==> flow/design.v <==
module copyEngine  #(
    parameter DATA_WIDTH       = 64,
    parameter ADDR_WIDTH       = 32,
    parameter LEN              = 16,
    parameter FULL_WORD_SIZE   = DATA_WIDTH / 8
) (
    input                             rstn,
    input                             clk,
    input                             src_dw_sel_i, 
    input                             dst_dw_sel_i, 
    input                             copy_i,
    input                             set_i,
    input        [7:0]                setVal_i,
    input                             flush_i,
    input        [LEN-1:0]            len_i,
    input        [ADDR_WIDTH-1:0]     src_i,
    input        [ADDR_WIDTH-1:0]     dst_i,
    output logic                      done_o,
    output logic                      mem_re_r,
    output logic [ADDR_WIDTH-1:0]     mem_rad_r,
    input                             mem_rreq_rdy,
    input        [DATA_WIDTH-1:0]     mem_rdat,
    input                             mem_rdat_rdy,
    output logic [FULL_WORD_SIZE-1:0] mem_bwe_r,
    output logic [ADDR_WIDTH-1:0]     mem_wad_r,
    output logic [DATA_WIDTH-1:0]     mem_wdat_r,
    input                             mem_wreq_rdy,
    output logic                      flush_r,
    output logic [ADDR_WIDTH-1:0]     cmd_adr_r,
    input                             cmd_rdy
);
    localparam int WORD_SIZE = FULL_WORD_SIZE / 2;
    localparam int RD_FIFO_DW = 32;
    localparam int RD_FIFO_AW = 4;
    localparam int BYTE_SHIFT = $clog2(FULL_WORD_SIZE);
    localparam int LOG_BYTE_SHIFT = $clog2(BYTE_SHIFT);
    localparam int ALIGN_BUF_SIZE = 2*RD_FIFO_DW;
    localparam int ALIGN_BUF_SIZE_BYTES = ALIGN_BUF_SIZE / 8;
    localparam int LOG_ALIGN_BUF_SIZE = $clog2(ALIGN_BUF_SIZE);
    localparam int LOG_ALIGN_BUF_SIZE_BYTES = $clog2(ALIGN_BUF_SIZE_BYTES);
    localparam int FULL_WRITE_MASK = {FULL_WORD_SIZE {1'b1}};
    localparam int WRITE_MASK = {WORD_SIZE {1'b1}};
    localparam int WRITE_FIRST=0;
    localparam int WRITE_MIDDLE=1;
    localparam int WRITE_LAST=2;
    localparam int WRITE_SKIP=3;  
    logic [BYTE_SHIFT-1:0]              srcShift, srcShift_r;
    logic [BYTE_SHIFT-1:0]              dstShift, dstShift_r;
    logic [BYTE_SHIFT:0]                readNum;
    logic [BYTE_SHIFT:0]                writeNum;
    logic [LOG_ALIGN_BUF_SIZE_BYTES:0]  readNum_s1;
    logic                               cmdBusy, cmdBusy_r;
    logic                               flush;
    logic [ADDR_WIDTH-1:0]              cmd_adr;
    logic                               rdBusy, rdBusy_r, wrBusy, wrBusy_r;
    logic [LEN-1:0]                     rdCnt, rdCnt_r, wrCnt, wrCnt_r;
    logic [ADDR_WIDTH-1:0]              srcPtr, srcPtr_r, dstPtr, dstPtr_r;
    logic [ALIGN_BUF_SIZE-1:0]          alignBuf_r, alignBuf;
    logic                               memset_run, memset_run_r;
    logic [7:0]                         memset_val, memset_val_r;
    logic                               rstall, wstall;
    logic                               firstRead_req, firstRead_req_r, firstRead_vld, firstRead_vld_r;
    logic                               firstWrite, firstWrite_r;
    logic [1:0]                         writeCase;
    logic [LOG_ALIGN_BUF_SIZE_BYTES:0]  bufNum, bufNum_r;
    logic [FULL_WORD_SIZE-1:0]          mem_bwe, bwe;
    logic [ADDR_WIDTH-1:0]              mem_wad;
    logic [DATA_WIDTH-1:0]              mem_wdat;
    logic                               mem_re;
    logic [ADDR_WIDTH-1:0]              mem_rad;
    logic                               rdfifo_reserve;
    logic                               rdfifo_we;
    logic                               rdfifo_re;
    logic [RD_FIFO_DW-1:0]              rdfifo_wdat;
    logic [RD_FIFO_DW-1:0]              rdfifo_rdat;
    logic                               rdfifo_rrdy;
    logic                               rdfifo_wrdy;
    logic                               almost_full;
    logic                               src_dw_sel, src_dw_sel_r; 
    logic                               dst_dw_sel, dst_dw_sel_r; 
    logic [LOG_BYTE_SHIFT:0]            src_word_size, src_word_size_r;
    logic [LOG_BYTE_SHIFT:0]            dst_word_size, dst_word_size_r;
    assign rdfifo_wdat =  src_dw_sel_r ? {mem_rdat[55:48], mem_rdat[39:32], mem_rdat[23:16], mem_rdat[7:0]} : mem_rdat[31:0];
    reserve_fifo #(
        .DW     (RD_FIFO_DW),
        .AW     (RD_FIFO_AW)
    ) rdfifo (
        .rstn            (rstn),
        .clk             (clk),
        .rd_en           (rdfifo_re),
        .reserve_en      (rdfifo_reserve),
        .dout            (rdfifo_rdat),
        .wr_en           (rdfifo_we),
        .din             (rdfifo_wdat),
        .wrdy            (rdfifo_wrdy),
        .rrdy            (rdfifo_rrdy)
    );
    always @(posedge clk or negedge rstn) begin
        if (~rstn) begin
            alignBuf_r <= 0;
            mem_re_r <= 0;
            mem_rad_r <= 0;
            mem_bwe_r <= 0;
            mem_wad_r <= 0;
            mem_wdat_r <= 0;
            {memset_run_r, memset_val_r, rdCnt_r, wrCnt_r, rdBusy_r, wrBusy_r, alignBuf_r, bufNum_r, srcShift_r, dstShift_r,
            firstWrite_r, firstRead_req_r, firstRead_vld_r, srcPtr_r, dstPtr_r, src_dw_sel_r,
            dst_dw_sel_r} <= 0;
            flush_r <= 0;
            cmd_adr_r <= 0;
            cmdBusy_r <= 0;
        end
        else begin
            alignBuf_r <= alignBuf;
            mem_re_r <= mem_re;
            mem_rad_r <= mem_rad;
            mem_bwe_r <= mem_bwe;
            mem_wad_r <= mem_wad;
            mem_wdat_r <= mem_wdat;
            {memset_run_r, memset_val_r, rdCnt_r, wrCnt_r, rdBusy_r, wrBusy_r, alignBuf_r, bufNum_r, srcShift_r, dstShift_r,  firstWrite_r, firstRead_req_r, firstRead_vld_r, srcPtr_r, dstPtr_r, src_dw_sel_r, dst_dw_sel_r} <=
                {memset_run, memset_val, rdCnt, wrCnt, rdBusy, wrBusy, alignBuf, bufNum, srcShift, dstShift, firstWrite, firstRead_req, firstRead_vld, srcPtr, dstPtr, src_dw_sel, dst_dw_sel};
            flush_r <= flush;
            cmd_adr_r <= cmd_adr;
            cmdBusy_r <= cmdBusy;
        end
    end
    always @(*) begin
        {memset_run, memset_val, rdCnt, wrCnt, rdBusy, wrBusy, alignBuf, bufNum, srcShift, dstShift, firstWrite, firstRead_req, firstRead_vld, srcPtr, dstPtr, src_dw_sel, dst_dw_sel}=
            {memset_run_r, memset_val_r, rdCnt_r, wrCnt_r, rdBusy_r, wrBusy_r, alignBuf_r, bufNum_r, srcShift_r, dstShift_r, firstWrite_r, firstRead_req_r, firstRead_vld_r, srcPtr_r, dstPtr_r, src_dw_sel_r, dst_dw_sel_r} ;
        {writeNum, rdfifo_re, bwe} = 0;
        writeCase = WRITE_SKIP;  
        cmdBusy = cmdBusy_r;
        cmd_adr = cmd_adr_r;
        flush = flush_r;
        if (~rdBusy_r && ~wrBusy_r && ~cmdBusy_r && (mem_bwe_r==0) && (copy_i || set_i || flush_i)) begin  
            srcShift = src_dw_sel_i ? (src_i & 7) : (src_i & 3);
            dstShift = dst_dw_sel_i ? (dst_i & 7) : (dst_i & 3);
            srcPtr = src_i;
            dstPtr = dst_i;
            rdCnt = len_i;
            wrCnt = len_i;
            firstRead_req = 1;
            firstRead_vld = 1;
            firstWrite = 1;
            rdBusy = copy_i;
            wrBusy = (copy_i || set_i);
            memset_run = set_i & ~copy_i;
            memset_val = setVal_i;
            src_dw_sel = src_dw_sel_i;
            dst_dw_sel = dst_dw_sel_i;
            cmdBusy = flush_i;
            cmd_adr = dst_i;
            flush = flush_i;
        end
        if (flush_r && cmd_rdy) begin
            cmdBusy = 0;
            cmd_adr = 0;
            flush = 0;
        end
            if(firstWrite_r==1) begin  
                if (dst_dw_sel_r) begin 
                    writeNum = (((FULL_WORD_SIZE-dstShift_r) / 2) > wrCnt_r) ? (wrCnt_r*2) : (FULL_WORD_SIZE-dstShift_r); 
                    writeCase = ((wrCnt_r <= WORD_SIZE) && ((writeNum/2)==wrCnt_r)) ? WRITE_LAST : WRITE_FIRST;
                end
                else begin
                    writeNum = ((WORD_SIZE-dstShift_r) > wrCnt_r) ? wrCnt_r : (WORD_SIZE-dstShift_r); 
                    writeCase = ((wrCnt_r <= WORD_SIZE) && (writeNum==wrCnt_r)) ? WRITE_LAST : WRITE_FIRST;
                end
                for (int b=0; b<FULL_WORD_SIZE; b++) begin
                    if (b < writeNum) bwe[dstShift_r + b] = 1;
                end
            end
            else if((wrCnt_r<=WORD_SIZE) && wrBusy_r) begin  
                bwe = shift_right_mask(WORD_SIZE-wrCnt_r, dst_dw_sel_r);          
                writeNum = dst_dw_sel_r ? (wrCnt_r*2) : wrCnt_r;
                writeCase = WRITE_LAST;
            end
            else begin
                bwe = dst_dw_sel_r ? {FULL_WORD_SIZE {1'b1}} : {WORD_SIZE {1'b1}};
                writeNum = dst_dw_sel_r ? FULL_WORD_SIZE : WORD_SIZE;
                writeCase = WRITE_MIDDLE;
            end
        rstall = (mem_rreq_rdy && rdBusy_r && rdfifo_wrdy) ? 0 : 1;
        wstall = (mem_wreq_rdy && wrBusy_r && (((bufNum_r>=writeNum && ~dst_dw_sel_r)) || (bufNum_r>=(writeNum/2) && dst_dw_sel_r))) ? 0 : 1;
        readNum = (firstRead_req_r && src_dw_sel_r) ? (FULL_WORD_SIZE - srcShift_r)/2 :
                  (firstRead_req_r && ~src_dw_sel_r) ? (WORD_SIZE - srcShift_r) :
                                                        WORD_SIZE;          
        mem_re = mem_re_r;
        mem_rad = mem_rad_r;
        if (~rstall) begin
            firstRead_req = 0;
            rdCnt = (rdCnt_r >= readNum) ? (rdCnt_r - readNum) : 0;
            rdBusy = (rdCnt==0) ? 0 : 1;
            srcPtr = srcPtr_r + (src_dw_sel_r ? readNum*2 : readNum);
            mem_re = 1;
            mem_rad = src_dw_sel_r ? (srcPtr_r >> BYTE_SHIFT) : (srcPtr_r >> (BYTE_SHIFT-1));
        end
        else if (mem_rreq_rdy) begin
            mem_re = 0;
        end
        rdfifo_reserve = mem_rreq_rdy & mem_re_r;
        rdfifo_we = mem_rdat_rdy; 
            if(~wstall) begin
                if (writeCase==WRITE_LAST) begin
                    bufNum = 0;
                    alignBuf = 0;
                end
                else if (dst_dw_sel) begin
                    bufNum -= (writeNum / 2);                  
                    alignBuf >>= (writeNum*4);          
                end
                else begin
                    bufNum -= writeNum;                  
                    alignBuf >>= (writeNum*8);          
                end
            end
            else begin
                bwe=0; writeCase=WRITE_SKIP; writeNum=0;  
            end
        readNum_s1 = (firstRead_vld_r && src_dw_sel_r) ? (FULL_WORD_SIZE - srcShift_r)/2 :
                    (firstRead_vld_r && ~src_dw_sel_r) ? (WORD_SIZE - srcShift_r) :
                                                         WORD_SIZE;          
        if(rdfifo_rrdy && ((bufNum+readNum_s1)<ALIGN_BUF_SIZE_BYTES) && ~memset_run_r) begin
            rdfifo_re = 1;
            firstRead_vld = 0;
            if(firstRead_vld_r && src_dw_sel_r) begin
                alignBuf |= (rdfifo_rdat >> (srcShift_r*4));
            end
            else if (firstRead_vld_r) begin
                alignBuf |= (rdfifo_rdat >> (srcShift_r*8));
            end
            else begin  
                alignBuf |= (rdfifo_rdat << (bufNum*8));      
            end
            bufNum += readNum_s1;  
        end
        else if ((bufNum<ALIGN_BUF_SIZE_BYTES) && memset_run_r && (writeCase!=WRITE_LAST)) begin
            alignBuf = {ALIGN_BUF_SIZE_BYTES {memset_val_r}};
            bufNum += (((ALIGN_BUF_SIZE_BYTES - bufNum) > wrCnt_r) ? wrCnt_r : (ALIGN_BUF_SIZE_BYTES - bufNum));
        end
        mem_bwe = mem_bwe_r;
        mem_wad = mem_wad_r;
        mem_wdat = mem_wdat_r;
        if (~wstall) begin
            firstWrite = 0;
            if (dst_dw_sel_r) begin
                dstPtr = dstPtr_r + writeNum;
                dstShift = (dstPtr & 7);
                mem_bwe = bwe;
                mem_wad = dstPtr_r >> BYTE_SHIFT;
                wrCnt = wrCnt_r - writeNum/2;
                if (firstWrite_r) begin
                    mem_wdat = shift_left(alignBuf_r[31:0], dstShift_r, dst_dw_sel_r); 
                end
                else begin
                    mem_wdat = {8'b0, alignBuf_r[31:24], 8'b0, alignBuf_r[23:16], 8'b0, alignBuf_r[15:8], 8'b0, alignBuf_r[7:0]};
                end
            end
            else begin
                dstPtr = dstPtr_r + writeNum;
                dstShift = (dstPtr & 3);
                mem_bwe = bwe;
                mem_wad = dstPtr_r >> (BYTE_SHIFT - 1);
                wrCnt = wrCnt_r - writeNum;
                if (firstWrite_r) begin
                    mem_wdat = shift_left(alignBuf_r[31:0], dstShift_r, dst_dw_sel_r); 
                end
                else begin
                    mem_wdat = alignBuf_r[31:0];
                end
            end
            if(writeCase==WRITE_LAST) begin
                wrBusy = 0;
                memset_run = 0;
            end
        end
        else if (mem_wreq_rdy) begin
            mem_bwe = 0;
        end
        done_o = ~rdBusy_r && ~wrBusy_r && (mem_bwe_r==0) && ~cmdBusy_r;
    end
function [DATA_WIDTH-1:0] shift_left;
    input [31:0]           dat;
    input [BYTE_SHIFT-1:0] shift;
    input                  dw_sel;
    if (dw_sel) begin
        shift_left = 0;
        for (int i=0; i<FULL_WORD_SIZE; i++) begin
            if ((i&1)==0) begin
                shift_left[(i + shift)*8 +: 8] = dat[i*8/2 +: 8];
            end
        end
    end
    else begin
        shift_left = (dat << (8*shift)) & ({{32{1'b0}}, {32{1'b1}}});
    end
endfunction
function [FULL_WORD_SIZE-1:0] shift_right_mask;
    input [BYTE_SHIFT-1:0] shift;
    input                  dw_sel;
    shift_right_mask = dw_sel ? (FULL_WRITE_MASK>>(shift*2)) : (WRITE_MASK>>shift);
endfunction
endmodule
module reserve_fifo#(
    parameter DW = 32,
    parameter AW = 1
)(
    input                   rstn,
    input                   clk,
    input                   reserve_en,
    input                   wr_en,
    input        [DW-1:0]   din,
    input                   rd_en,
    output logic [DW-1:0]   dout,
    output logic            wrdy,
    output logic            rrdy
);
    localparam DEPTH = (1 << AW);
    reg [DW-1:0]   mem[DEPTH];
    logic [AW-1:0] wptr, wptr_r;
    logic [AW-1:0] rptr, rptr_r;
    logic [AW:0]   num, num_r, reserveNum, reserveNum_r;
    logic          we;
    logic vrdy;
    always @(posedge clk or negedge rstn) begin
        if (~rstn) begin
            wptr_r <= 0;
            rptr_r <= 0;
            num_r <= 0;
            reserveNum_r<=0;
        end
        else begin
            wptr_r <= wptr;
            rptr_r <= rptr;
            num_r <= num;
            reserveNum_r<=reserveNum;
        end
    end
    always @(*) begin
        wrdy = (reserveNum_r < (DEPTH-1));
        rrdy = (num_r!=0);
        wptr = wptr_r;
        rptr = rptr_r;
        reserveNum = (reserveNum_r + reserve_en - rd_en);
        num        = num_r        + wr_en      - rd_en;
        we = 0;
        if (wr_en) begin
            wptr = wptr_r + 1;
            we = 1;
        end
        if (rd_en) begin
            rptr = rptr_r + 1;
        end
    end
    always @(posedge clk) begin
        if (we) begin
            mem[wptr_r] <= din;
        end
    end
    assign dout = mem[rptr_r];
endmodule
# == From RTL to reports: copyEngine ==
# Each step is given for the RTL above and for the edited RTL.
# Lines under "orig" count in the file above, lines under "edited" in the edited file.
# "diff": "edited" minus "orig" as printed here.
# Operators: Yosys type, input widths -> output width; for muxes data width and select width s.
# Not given: --
# inputs
top,copyEngine
clk_port,clk
cell_library,sky130hd
lib_corner,tt_025C_1v80

# == The edit ==
# The edit as a unified diff against the file above.
# A script made this edit. It changes what the design does and was not meant as an optimisation.
# begin of diff
@@ -19,5 +19,5 @@
     output logic                      mem_re_r,
     output logic [ADDR_WIDTH-1:0]     mem_rad_r,
-    input                             mem_rreq_rdy,
+    input                             mem_rreq_rdy_ext,
     input        [DATA_WIDTH-1:0]     mem_rdat,
     input                             mem_rdat_rdy,
@@ -30,4 +30,6 @@
     input                             cmd_rdy
 );
+    reg mem_rreq_rdy;
+    always @(posedge clk) mem_rreq_rdy <= mem_rreq_rdy_ext;
     localparam int WORD_SIZE = FULL_WORD_SIZE / 2;
     localparam int RD_FIFO_DW = 32;
# end of diff

# == Word level ==
# Counts by Yosys on the flattened word-level netlist (proc, flatten, opt, wreduce; memories kept). Register bits leave out memories and registers merged into their read ports (data or address). Print and check cells are left out.
# Yosys's memory passes give these memory sizes; they may raise the number of words (mostly to a power of two), join words into wider ones and drop unused or constant bits.
# classes
item,orig,edited,diff
n_addsub,32,32,0
compare,18,18,0
eq_ne,86,86,0
shifts,8,8,0
mux,183,183,0
bitwise,12,12,0
reduce_and_logical,43,43,0
# Unchanged operator kinds not shown: 69.
# bits
item,orig,edited,diff
register_bits,374,375,1
ram_bits,512,512,0
rom_bits,64,64,0
mem_count,2,2,0
in_bits,163,163,0
wordCells,412,413,1
# memory_table
item,orig,edited
memory_list,rdfifo.mem 16x32 r1 w1; 8x8 r1 w0,rdfifo.mem 16x32 r1 w1; 8x8 r1 w0

# == Longest topological paths ==
# Depth = most cells in a row (Yosys ltp): at word level without a register or memory, in the mapped netlist without a sequential cell, where the memories' decode and read muxes count.
# logic_depth
item,orig,edited,diff
word_depth,24,24,0
ABC_AREA,0,0,--
depth_mapped,46,45,-1
depth_no_buf,43,43,0

# == Synthesis result ==
# Source: synth_stat.txt of the flow (Yosys; design flattened, memories mapped). It holds for the ABC_AREA given above (unset counts as 0); a run with the other value may have another netlist.
# by_type
cell_type,orig,edited,diff
sky130_fd_sc_hd__nand2_1,507,561,54
sky130_fd_sc_hd__nand3_1,81,115,34
sky130_fd_sc_hd__o21ai_0,248,270,22
sky130_fd_sc_hd__a21oi_1,239,259,20
sky130_fd_sc_hd__o221ai_1,23,41,18
sky130_fd_sc_hd__buf_1,34,51,17
sky130_fd_sc_hd__a31oi_1,24,39,15
sky130_fd_sc_hd__o22a_1,21,6,-15
sky130_fd_sc_hd__nor2_1,311,325,14
sky130_fd_sc_hd__a221o_1,25,11,-14
sky130_fd_sc_hd__nor3_1,48,36,-12
sky130_fd_sc_hd__o21a_1,13,25,12
sky130_fd_sc_hd__clkbuf_1,232,221,-11
sky130_fd_sc_hd__nand4_1,19,30,11
sky130_fd_sc_hd__a22oi_1,64,55,-9
sky130_fd_sc_hd__and2_1,43,34,-9
sky130_fd_sc_hd__o22ai_1,50,58,8
sky130_fd_sc_hd__nor4_1,15,7,-8
# Unchanged cell types not shown: 17.
# The list need not be complete.
# synth_totals
item,orig,edited,diff
cell_count,4080,4148,68
synth_area_um2,46777.4,46692.3,-85.1
seqArea_um2,24583.6,24603.6,20.0
ffs,880,881,1
buffers,312,317,5
# By module: a second synthesis without flattening, with its own total; a netlist apart from the flattened one above.
# hier_totals
item,orig,edited,diff
cells_unflattened,4177,4138,-39
area_unflattened_um2,46918.7,46893.7,-25.0
# Each row is one instance without its submodules.
# modules_orig
mod,n_inst,cells,area_um2,seq_area_um2
copyEngine,1,3278,26690.6,8758.4
reserve_fifo,1,899,20228.2,15825.2
# modules_edited
mod,n_inst,cells,area_um2,seq_area_um2
copyEngine,1,3239,26665.6,8778.4
reserve_fifo,1,899,20228.2,15825.2

# == Timing after synthesis ==
# Source: OpenSTA report_checks on the synthesized netlist (no wires, ideal clock, input and output delay 20% of the period each), path of least setup slack; recovery checks are left aside. Register names are those of the netlist, which keeps one name where synthesis merged equal registers.
# synth_timing
item,orig,edited,diff
path_type,register -> register,register -> register,--
startpoint,reg (no name shown),reg (no name shown),--
endpoint,reg bufNum_r[2],reg bufNum_r[2],--
clock_period_ps,10000,10000,0
setup_time_ps,139,77,-62
launch_ps,0,0,0
t_arrival_ps,9484,9133,-351
slack_ps,377,790,413
path_delay_ps,9623,9210,-413
path_stages,46,42,-4
n_path_buf,4,3,-1
synth_period_reached_ps,9623,9210,-413
# "path_delay_ps" is the arrival time less input delay plus setup time.
# "path_stages": output pins that drive a net of the path, with the launching flip-flop's if there is one; two outputs of one cell count as two.
# "synth_period_reached_ps" = period - worst setup slack (recovery checks aside). The figure is calculated, with input and output delays left at 20% of the set period.
# synth_between_orig
cell_sequence,sky130_fd_sc_hd__dfrtp_1 sky130_fd_sc_hd__buf_2 sky130_fd_sc_hd__inv_1 sky130_fd_sc_hd__ha_1 sky130_fd_sc_hd__ha_1 sky130_fd_sc_hd__clkbuf_1 sky130_fd_sc_hd__inv_1 sky130_fd_sc_hd__ha_1 sky130_fd_sc_hd__a21oi_1 sky130_fd_sc_hd__o21a_1 sky130_fd_sc_hd__and2b_1 sky130_fd_sc_hd__o21a_1 sky130_fd_sc_hd__o21a_1 sky130_fd_sc_hd__o211a_2 sky130_fd_sc_hd__a31oi_2 sky130_fd_sc_hd__inv_1 sky130_fd_sc_hd__ha_1 sky130_fd_sc_hd__fa_1 [... 10 more ...] sky130_fd_sc_hd__ha_1 sky130_fd_sc_hd__a21o_1 sky130_fd_sc_hd__a21o_1 sky130_fd_sc_hd__a21oi_1 sky130_fd_sc_hd__nor2b_1 sky130_fd_sc_hd__o21ai_0 sky130_fd_sc_hd__nand2b_1 sky130_fd_sc_hd__a211o_1 sky130_fd_sc_hd__a21oi_1 sky130_fd_sc_hd__o21bai_1 sky130_fd_sc_hd__a21oi_1 sky130_fd_sc_hd__ha_1 sky130_fd_sc_hd__inv_1 sky130_fd_sc_hd__fa_1 sky130_fd_sc_hd__xor2_1 sky130_fd_sc_hd__nor2_1 sky130_fd_sc_hd__a211oi_1 sky130_fd_sc_hd__a21oi_1
# synth_rtl_orig
item,line_no,rtl
"end, declared",65,"logic [LOG_ALIGN_BUF_SIZE_BYTES:0]  bufNum, bufNum_r;"
# orig: Chain of elaborated cells between the ends: none given.
# synth_between_edited
cell_sequence,sky130_fd_sc_hd__dfrtp_1 sky130_fd_sc_hd__clkbuf_1 sky130_fd_sc_hd__inv_1 sky130_fd_sc_hd__ha_1 sky130_fd_sc_hd__ha_1 sky130_fd_sc_hd__clkbuf_1 sky130_fd_sc_hd__inv_1 sky130_fd_sc_hd__ha_1 sky130_fd_sc_hd__nand3_1 sky130_fd_sc_hd__a21oi_1 sky130_fd_sc_hd__a31oi_2 sky130_fd_sc_hd__a2111oi_0 sky130_fd_sc_hd__nor3_2 sky130_fd_sc_hd__nand2_1 sky130_fd_sc_hd__and2_1 sky130_fd_sc_hd__inv_1 sky130_fd_sc_hd__fa_1 sky130_fd_sc_hd__a21boi_0 [... 6 more ...] sky130_fd_sc_hd__ha_1 sky130_fd_sc_hd__a21boi_1 sky130_fd_sc_hd__ha_1 sky130_fd_sc_hd__a21o_1 sky130_fd_sc_hd__a21o_1 sky130_fd_sc_hd__a21oi_1 sky130_fd_sc_hd__nor2_1 sky130_fd_sc_hd__a211oi_1 sky130_fd_sc_hd__o31ai_1 sky130_fd_sc_hd__a21o_1 sky130_fd_sc_hd__a21oi_1 sky130_fd_sc_hd__ha_1 sky130_fd_sc_hd__inv_1 sky130_fd_sc_hd__fa_1 sky130_fd_sc_hd__xor2_1 sky130_fd_sc_hd__nand2_1 sky130_fd_sc_hd__o21ai_0 sky130_fd_sc_hd__a21oi_1
# synth_rtl_edited
item,line_no,rtl
"end, declared",67,"logic [LOG_ALIGN_BUF_SIZE_BYTES:0]  bufNum, bufNum_r;"
# edited: Chain of elaborated cells between the ends: none given.

# == Worst path after layout ==
# From the final timing report of each run of set A: the path of least setup slack in the routed layout; clock arrival at registers is part of the times.
# The report prints the path's times to 10 ps; the period is as set.
# layout_timing
item,orig,edited,diff
path_type,register -> register,register -> register,--
startpoint,reg (no name shown),reg (no name shown),--
endpoint,reg bufNum_r[2],reg bufNum_r[2],--
clock_period_ps,10000,10000,0
setup_time_ps,130,70,-60
launch_ps,720,690,-30
t_arrival_ps,9880,9610,-270
slack_ps,690,970,280
path_stages,45,37,-8
n_path_buf,3,1,-2
# layout_between_orig
cell_sequence,sky130_fd_sc_hd__dfrtp_1 sky130_fd_sc_hd__inv_1 sky130_fd_sc_hd__ha_2 sky130_fd_sc_hd__ha_1 sky130_fd_sc_hd__buf_4 sky130_fd_sc_hd__inv_1 sky130_fd_sc_hd__ha_1 sky130_fd_sc_hd__a21oi_1 sky130_fd_sc_hd__o21a_1 sky130_fd_sc_hd__and2b_1 sky130_fd_sc_hd__o21a_1 sky130_fd_sc_hd__o21a_1 sky130_fd_sc_hd__o211a_2 sky130_fd_sc_hd__a31oi_2 sky130_fd_sc_hd__inv_1 sky130_fd_sc_hd__ha_1 sky130_fd_sc_hd__fa_1 sky130_fd_sc_hd__a21boi_0 [... 9 more ...] sky130_fd_sc_hd__ha_1 sky130_fd_sc_hd__a21o_1 sky130_fd_sc_hd__a21o_1 sky130_fd_sc_hd__a21oi_1 sky130_fd_sc_hd__nor2b_1 sky130_fd_sc_hd__o21ai_0 sky130_fd_sc_hd__nand2b_1 sky130_fd_sc_hd__a211o_1 sky130_fd_sc_hd__a21oi_1 sky130_fd_sc_hd__o21bai_1 sky130_fd_sc_hd__a21oi_1 sky130_fd_sc_hd__ha_1 sky130_fd_sc_hd__inv_1 sky130_fd_sc_hd__fa_1 sky130_fd_sc_hd__xor2_1 sky130_fd_sc_hd__nor2_1 sky130_fd_sc_hd__a211oi_1 sky130_fd_sc_hd__a21oi_1
# layout_rtl_orig
item,line_no,rtl
"end, declared",65,"logic [LOG_ALIGN_BUF_SIZE_BYTES:0]  bufNum, bufNum_r;"
# orig: Chain of elaborated cells between the ends: none given.
# layout_between_edited
cell_sequence,sky130_fd_sc_hd__dfrtp_1 sky130_fd_sc_hd__inv_1 sky130_fd_sc_hd__ha_1 sky130_fd_sc_hd__ha_1 sky130_fd_sc_hd__ha_1 sky130_fd_sc_hd__nor2b_1 sky130_fd_sc_hd__o311ai_2 sky130_fd_sc_hd__mux2i_1 sky130_fd_sc_hd__a22o_1 sky130_fd_sc_hd__nor3_2 sky130_fd_sc_hd__nand2_1 sky130_fd_sc_hd__and2_1 sky130_fd_sc_hd__ha_1 sky130_fd_sc_hd__o21ai_0 sky130_fd_sc_hd__a31oi_1 sky130_fd_sc_hd__o31ai_4 sky130_fd_sc_hd__nand2_1 sky130_fd_sc_hd__o31ai_4 sky130_fd_sc_hd__inv_1 sky130_fd_sc_hd__a21boi_1 sky130_fd_sc_hd__buf_4 sky130_fd_sc_hd__ha_1 sky130_fd_sc_hd__a21o_1 sky130_fd_sc_hd__a21o_1 sky130_fd_sc_hd__a21oi_1 sky130_fd_sc_hd__nor2_1 sky130_fd_sc_hd__a211oi_1 sky130_fd_sc_hd__o31ai_1 sky130_fd_sc_hd__a21o_1 sky130_fd_sc_hd__a21oi_1 sky130_fd_sc_hd__ha_1 sky130_fd_sc_hd__inv_1 sky130_fd_sc_hd__fa_1 sky130_fd_sc_hd__xor2_1 sky130_fd_sc_hd__nand2_1 sky130_fd_sc_hd__o21ai_0 sky130_fd_sc_hd__a21oi_1
# layout_rtl_edited
item,line_no,rtl
"end, declared",67,"logic [LOG_ALIGN_BUF_SIZE_BYTES:0]  bufNum, bufNum_r;"
# edited: Chain of elaborated cells between the ends: none given.

# == Flow runs ==
# Both versions went through the flow (Yosys, OpenROAD) with the same settings in each pair. Constraints: input delay and output delay 20% of the set period each, output load 0.01 pF.
# flow_settings_set_A
CORE_UTILIZATION,40
period_ns,10.0
CAP_MARGIN,20
CORE_MARGIN,2
SLEW_MARGIN,20
# results_set_A
item,orig,edited,diff
synth_chip_area_um2,46777.4,46692.3,-85.1
dieArea_um2,119695.0,119481.0,-214.0
final_stdcell_area_um2,54429.7,54512.3,82.6
finish.utilization_pct,46.9,47.0,0.1
fin_ws_ps,694,967,273
tns_setup_ps,0,0,0
worst_hold_slack_ps,477,461,-16
totalPower_uw,19393,19351,-42
period_reached_ps,9306,9033,-273
# flow_settings_set_B
CELL_PAD_IN_SITES_GLOBAL_PLACEMENT,2
CORE_UTILIZATION,25
CTS_CLUSTER_SIZE,80
GPL_ROUTABILITY_DRIVEN,1
MIN_ROUTING_LAYER,met2
PLACE_DENSITY_LB_ADDON,0.28
SLEW_MARGIN,15
period_ns,10.1
CAP_MARGIN,20
CORE_MARGIN,2
# results_set_B
item,orig,edited,diff
synth_chip_area_um2,46777.4,46692.3,-85.1
dieArea_um2,190585.0,190240.0,-345.0
final_stdcell_area_um2,56100.1,56166.4,66.3
finish.utilization_pct,30.2,30.3,0.1
fin_ws_ps,798,689,-109
tns_setup_ps,0,0,0
worst_hold_slack_ps,466,463,-3
totalPower_uw,20522,20487,-35
period_reached_ps,9302,9411,109
# "period_reached_ps": clock period set for the run, less the worst setup slack. It is reckoned from that one timing run; input and output delays stay at 20% of the period that was set.
# "totalPower_uw" is the tool's figure for a default switching activity; nothing was simulated.
